==> flow/design.v <==
module my_fifo #(
                   parameter DATA_W           = 128      ,         
                   parameter DEPTH            = 16     ,         
                   parameter UPP_TH           = 4      ,         
                   parameter LOW_TH           = 2                
                )
                (
                   input                   clk         ,         
                   input                   rstn        ,         
                   input                   i_wren      ,         
                   input  [DATA_W - 1 : 0] i_wrdata    ,         
                   output                  o_alm_full  ,         
                   output                  o_full      ,         
                   input                   i_rden      ,         
                   output [DATA_W - 1 : 0] o_rddata    ,         
                   output                  o_alm_empty ,         
                   output                  o_empty               
                );
logic [DATA_W - 1        : 0] data_rg [DEPTH] ;         
logic [$clog2(DEPTH) - 1 : 0] wrptr_rg        ;         
logic [$clog2(DEPTH) - 1 : 0] rdptr_rg        ;         
logic [$clog2(DEPTH)     : 0] dcount_rg       ;         
logic                         wren_s          ;         
logic                         rden_s          ;         
logic                         full_s          ;         
logic                         empty_s         ;         
always @ (posedge clk) begin
   if (!rstn) begin      
      for (int i = 0; i < DEPTH; i++) begin
         data_rg[i] <= '0 ;
      end
      wrptr_rg  <= 0              ;
      rdptr_rg  <= 0              ;      
      dcount_rg <= 0              ;
   end
   else begin   
      if (wren_s) begin                          
         data_rg [wrptr_rg] <= i_wrdata ;         
         if (wrptr_rg == DEPTH - 1) begin
            wrptr_rg <= 0               ;         
         end
         else begin
            wrptr_rg <= wrptr_rg + 1    ;         
         end
      end
      if (rden_s) begin         
         if (rdptr_rg == DEPTH - 1) begin
            rdptr_rg <= 0               ;         
         end
         else begin
            rdptr_rg <= rdptr_rg + 1    ;         
         end
      end
      if (wren_s && !rden_s) begin                
         dcount_rg <= dcount_rg + 1 ;
      end                    
      else if (!wren_s && rden_s) begin           
         dcount_rg <= dcount_rg - 1 ;         
      end
   end
end
assign full_s      = (dcount_rg == DEPTH) ? 1'b1 : 0                ; 
assign empty_s     = (dcount_rg == 0    ) ? 1'b1 : 0                ;
assign wren_s      = i_wren & !full_s                               ;  
assign rden_s      = i_rden & !empty_s                              ;
assign o_full      = full_s                          ;
assign o_empty     = empty_s                                        ;
assign o_alm_full  = ((dcount_rg > UPP_TH) ? 1'b1 : 0)              ;
assign o_alm_empty = (dcount_rg < LOW_TH) ? 1'b1 : 0                ;  
assign o_rddata    = data_rg [rdptr_rg]                             ;   
endmodule
* Tool chain data of my_fifo
Module my_fifo before and after one edit of its RTL, step after step. "unedited" refers to lines of the RTL above, "edited" to lines of the edited file. "change" is "edited" less "unedited", of the values as shown; "rel. change" is that difference over "unedited", in percent. Library cell names are shortened. The mark - stands for no value.
Set-up: top my_fifo, clock port clk, cell library sky130hd, library corner tt_025C_1v80

* The edit
The edit as a unified diff against the file above. The edit is scripted: it alters the design's behaviour and was not made to optimise anything.
begin of diff
@@ -26,13 +26,5 @@
 logic                         empty_s         ;         
 always @ (posedge clk) begin
-   if (!rstn) begin      
-      for (int i = 0; i < DEPTH; i++) begin
-         data_rg[i] <= '0 ;
-      end
-      wrptr_rg  <= 0              ;
-      rdptr_rg  <= 0              ;      
-      dcount_rg <= 0              ;
-   end
-   else begin   
+   begin   
       if (wren_s) begin                          
          data_rg [wrptr_rg] <= i_wrdata ;         
end of diff

* Word level
Source: Yosys, flattened and elaborated, memories not mapped. Widths are those after wreduce. Print and check cells do not count. Equal cells are merged and count once. Yosys's memory passes give these memory sizes; they may raise the number of words (mostly to a power of two), join words into wider ones and drop unused or constant bits.
Word-level totals:
- register bits | unedited 13, edited 13, change 0, rel. change 0.00%
- bits in writable memories | unedited 2048, edited 2048, change 0, rel. change 0.00%
- memories kept | unedited 1, edited 1, change 0, rel. change 0.00%
- input port bits | unedited 132, edited 132, change 0, rel. change 0.00%
- output and inout bits | unedited 132, edited 132, change 0, rel. change 0.00%
- elaborated cells | unedited 40, edited 34, change -6, rel. change -15.00%
Operators by class:
- add/sub/neg operators | unedited 4, edited 4, change 0, rel. change 0.00%
- magnitude comparators | unedited 2, edited 2, change 0, rel. change 0.00%
- equal/unequal tests | unedited 3, edited 3, change 0, rel. change 0.00%
- mux-type cells | unedited 17, edited 11, change -6, rel. change -35.29%
- bitwise gates (word level) | unedited 2, edited 2, change 0, rel. change 0.00%
- reductions and logical operators | unedited 8, edited 8, change 0, rel. change 0.00%
Operators with widths:
- 2-to-1 mux 4 bit | unedited 6, edited 3, change -3, rel. change -50.00%
- 2-to-1 mux 1 bit | unedited 7, edited 5, change -2, rel. change -28.57%
- 2-to-1 mux 128 bit | unedited 2, edited 1, change -1, rel. change -50.00%
- logical NOT 1 bit | unedited 4, edited 4, change 0, rel. change 0.00%
- adder 4 x 1 -> 4 bit (second input constant) | unedited 2, edited 2, change 0, rel. change 0.00%
- bitwise AND 1 bit | unedited 2, edited 2, change 0, rel. change 0.00%
- equality test 4 bit (second input constant) | unedited 2, edited 2, change 0, rel. change 0.00%
- logical AND 1 bit | unedited 2, edited 2, change 0, rel. change 0.00%
- 2-to-1 mux 5 bit | unedited 2, edited 2, change 0, rel. change 0.00%
- adder 5 x 1 -> 5 bit (second input constant) | unedited 1, edited 1, change 0, rel. change 0.00%
- equality test 5 bit (second input constant) | unedited 1, edited 1, change 0, rel. change 0.00%
- greater-than comparator 5 x 3 -> 1 bit (second input constant) | unedited 1, edited 1, change 0, rel. change 0.00%
- logical NOT 5 bit | unedited 1, edited 1, change 0, rel. change 0.00%
- less-than comparator 5 x 2 -> 1 bit (second input constant) | unedited 1, edited 1, change 0, rel. change 0.00%
- nonzero test 2 bit | unedited 1, edited 1, change 0, rel. change 0.00%
- subtractor 5 x 1 -> 5 bit (second input constant) | unedited 1, edited 1, change 0, rel. change 0.00%

* Longest topological paths
Longest topological path by Yosys (ltp), each cell counted once; first at word level (registers and memories cut), then after technology mapping (sequential cells cut; the memories' decode and read muxes count).
Logic depth:
- depth in word-level cells | unedited 8, edited 8, change 0, rel. change 0.00%
- ABC_AREA | unedited 0, edited 0
- mapped depth | unedited 12, edited 9, change -3, rel. change -25.00%
- mapped depth without buffers | unedited 10, edited 9, change -1, rel. change -10.00%

* Netlist
Yosys stat after the flow's synthesis: flattened, memories mapped to cells. It holds for the ABC_AREA given above (unset counts as 0); a run with the other value may have another netlist.
Cells by type:
- and2_1 | unedited 2051, edited 3, change -2048, rel. change -99.85%
- clkbuf_1 | unedited 323, edited 59, change -264, rel. change -81.73%
- mux2i_1 | unedited 3, edited 128, change +125, rel. change +4166.67%
- mux4_2 | unedited 512, edited 392, change -120, rel. change -23.44%
- buf_4 | unedited 100, edited 11, change -89, rel. change -89.00%
- mux4_1 | unedited 0, edited 56, change +56
- a22oi_1 | unedited 216, edited 270, change +54, rel. change +25.00%
- o22ai_1 | unedited 40, edited 0, change -40, rel. change -100.00%
- nand3_1 | unedited 2, edited 27, change +25, rel. change +1250.00%
- nand2_1 | unedited 125, edited 147, change +22, rel. change +17.60%
- nor2_1 | unedited 37, edited 16, change -21, rel. change -56.76%
- nand2b_1 | unedited 22, edited 1, change -21, rel. change -95.45%
- o21ai_0 | unedited 4, edited 21, change +17, rel. change +425.00%
- buf_6 | unedited 10, edited 25, change +15, rel. change +150.00%
- edfxtp_1 | unedited 2048, edited 2061, change +13, rel. change +0.63%
- dfxtp_1 | unedited 17, edited 4, change -13, rel. change -76.47%
- buf_2 | unedited 78, edited 66, change -12, rel. change -15.38%
- nor3_2 | unedited 8, edited 0, change -8, rel. change -100.00%
Not every row of either side is listed.
Synthesis totals:
- mapped cells | unedited 5677, edited 3384, change -2293, rel. change -40.39%
- mapped area (um^2) | unedited 91965.7, edited 78039.8, change -13925.9, rel. change -15.14%
- sequential area (um^2) | unedited 61839.3, edited 61969.4, change +130.1, rel. change +0.21%
- flip-flops | unedited 2065, edited 2065, change 0, rel. change 0.00%
- buffers | unedited 532, edited 184, change -348, rel. change -65.41%

* Worst setup path after synthesis
Source: OpenSTA report_checks on the synthesized netlist (no wires, ideal clock, input and output delay 20% of the period each), path of least setup slack; recovery checks are left aside. Register names are those of the netlist, which keeps one name where synthesis merged equal registers.
Path after synthesis:
- kind | unedited input to register, edited input to register
- from | unedited input port rstn, edited input port i_wren
- to | unedited memory data_rg[2][0], edited memory data_rg[0][0]
- clock period (ns) | unedited 4.5, edited 4.5, change 0.0, rel. change 0.00%
- input delay (ns) | unedited 0.900, edited 0.900, change 0.000, rel. change 0.00%
- setup time (ns) | unedited 0.510, edited 0.771, change +0.261
- time at the first pin (ns) | unedited 0.900, edited 0.900, change 0.000, rel. change 0.00%
- data arrival time (ns) | unedited 4.954, edited 10.304, change +5.350, rel. change +107.99%
- data required time (ns) | unedited 3.990, edited 3.729, change -0.261, rel. change -6.54%
- setup slack (ns) | unedited -0.964, edited -6.575, change -5.611
- path delay (ns) | unedited 4.564, edited 10.175, change +5.611, rel. change +122.94%
- stages on the path | unedited 5, edited 4, change -1, rel. change -20.00%
- buffers on the path | unedited 2, edited 0, change -2, rel. change -100.00%
- synthesis period reached (ns) | unedited 5.464, edited 11.075, change +5.611, rel. change +102.69%
"path delay" = arrival - input delay + setup time. "stages on the path" counts driving pins, that of a launching flip-flop among them; a cell with two outputs on the path counts twice. "synthesis period reached" = period - worst setup slack (recovery checks aside). The figure is calculated, with input and output delays left at 20% of the set period. The rows between start and end are the longest chain of elaborated cells between them; the timing report does not say that the signal goes this way. Where chains are equally long, one stands for them. Each line given opens the expression or statement behind the cell; cells for indexed reads and writes are added by Yosys, which also makes memories of some case tables. unedited: Only ways into the end's enable, where the timed path ends, are counted here.
On the way, after synthesis, unedited: path through clkbuf_1 -> nand2_1 -> nor4_2 -> buf_2 -> nand2b_1, length of the longest elaborated chain 1, elaborated cells on any way between the ends 3, source lines of those cells 1, classes of those cells mux: 3
RTL lines, path after synthesis, unedited:
- from (decl) | line 9 | input                   rstn        ,
- 2-to-1 mux 4 bit | line 28 | if (!rstn) begin
- to (decl) | line 19 | logic [DATA_W - 1        : 0] data_rg [DEPTH] ;
edited: Only ways into the end's enable, where the timed path ends, are counted here.
On the way, after synthesis, edited: path through inv_1 -> a31oi_1 -> nand2_1 -> nor3_1, length of the longest elaborated chain 2, elaborated cells on any way between the ends 3, source lines of those cells 2, classes of those cells mux: 2; logic: 1
RTL lines, path after synthesis, edited:
- from (decl) | line 10 | input                   i_wren      ,
- bitwise AND 1 bit | line 56 | assign wren_s      = i_wren & !full_s                               ;
- 2-to-1 mux 4 bit | line 29 | if (wren_s) begin
- to (decl) | line 19 | logic [DATA_W - 1        : 0] data_rg [DEPTH] ;
Some nets on the timed path still bear RTL names; the line given drives or declares the net.
Named nets, after synthesis, edited (line):
- wren_s | 56

* Path in the finished layout
Path of least setup slack in the final report of the runs of set A (OpenROAD, finished layout, wires in). Where an end is a register, its clock arrival counts in the times.
Path post-layout:
- kind | unedited register to output, edited register to output
- from | unedited register (no name shown), edited register (no name shown)
- to | unedited output port o_rddata[105], edited output port o_rddata[42]
- clock period (ns) | unedited 4.44, edited 4.44, change 0.00, rel. change 0.00%
- external output delay (ns) | unedited 0.89, edited 0.89, change 0.00, rel. change 0.00%
- time at the first pin (ns) | unedited 0.86, edited 0.84, change -0.02, rel. change -2.33%
- data arrival time (ns) | unedited 3.50, edited 3.43, change -0.07, rel. change -2.00%
- data required time (ns) | unedited 3.55, edited 3.55, change 0.00, rel. change 0.00%
- setup slack (ns) | unedited 0.05, edited 0.12, change +0.07
- stages on the path | unedited 5, edited 6, change +1, rel. change +20.00%
- buffers on the path | unedited 1, edited 1, change 0, rel. change 0.00%
On the way, post-layout, unedited: path through dfxtp_4 -> nand2b_1 -> o22ai_1 -> nor2_1 -> clkdlybuf4s50_1
RTL lines, path post-layout, unedited:
- to (decl) | line 15 | output [DATA_W - 1 : 0] o_rddata    ,
unedited: No chain of elaborated cells between the ends is given.
On the way, post-layout, edited: path through dfxtp_4 -> nor2b_2 -> a22oi_1 -> nand3_1 -> nand2_1 -> clkdlybuf4s50_1
RTL lines, path post-layout, edited:
- to (decl) | line 15 | output [DATA_W - 1 : 0] o_rddata    ,
edited: No chain of elaborated cells between the ends is given.

* Flow runs
Runs of the flow (Yosys, OpenROAD) on both versions; the two runs of a pair have the same settings. The constraints put input and output delay at 20% of the set period each and load the outputs with 0.01 pF.
Settings, set A: CORE_UTILIZATION 45, PLACE_DENSITY 0.6, period_ns 4.44, CAP_MARGIN 20, CORE_MARGIN 2, SLEW_MARGIN 20
Results, set A:
- chip area after synthesis (Yosys) (um^2) | unedited 91965.7, edited 78039.8, change -13925.9, rel. change -15.14%
- overall die area (um^2) | unedited 208000.0, edited 176770.0, change -31230.0, rel. change -15.01%
- standard-cell area after layout (um^2) | unedited 104966.0, edited 91330.1, change -13635.9, rel. change -12.99%
- post-route utilization (%) | unedited 51.8, edited 53.1, change +1.3
- setup slack of the critical path (ns) | unedited 0.053, edited 0.117, change +0.064
- setup total negative slack (ns) | unedited 0.000, edited 0.000, change 0.000
- worst hold slack (ns) | unedited 0.440, edited 0.606, change +0.166
- period reached (ns) | unedited 4.387, edited 4.323, change -0.064, rel. change -1.46%
Settings, set B: CAP_MARGIN 20, CELL_PAD_IN_SITES_DETAIL_PLACEMENT 1, CELL_PAD_IN_SITES_GLOBAL_PLACEMENT 2, CORE_ASPECT_RATIO 1.62, CORE_MARGIN 9, CORE_UTILIZATION 34, CTS_CLUSTER_DIAMETER 387, CTS_CLUSTER_SIZE 35, GPL_ROUTABILITY_DRIVEN 0, SETUP_SLACK_MARGIN 1.62, SLEW_MARGIN 35, TNS_END_PERCENT 40, period_ns 7.04
Results, set B:
- chip area after synthesis (Yosys) (um^2) | unedited 91965.7, edited 78039.8, change -13925.9, rel. change -15.14%
- overall die area (um^2) | unedited 290081.0, edited 247605.0, change -42476.0, rel. change -14.64%
- standard-cell area after layout (um^2) | unedited 100745.0, edited 87054.7, change -13690.3, rel. change -13.59%
- post-route utilization (%) | unedited 37.5, edited 38.2, change +0.7
- setup slack of the critical path (ns) | unedited 1.792, edited 1.765, change -0.027
- setup total negative slack (ns) | unedited 0.000, edited 0.000, change 0.000
- worst hold slack (ns) | unedited 0.569, edited 0.626, change +0.057
- period reached (ns) | unedited 5.248, edited 5.275, change +0.027, rel. change +0.51%
By "period reached" is meant the clock period of the run minus its worst setup slack. This is arithmetic on one report: input and output delays are still those of the set period (20% each).
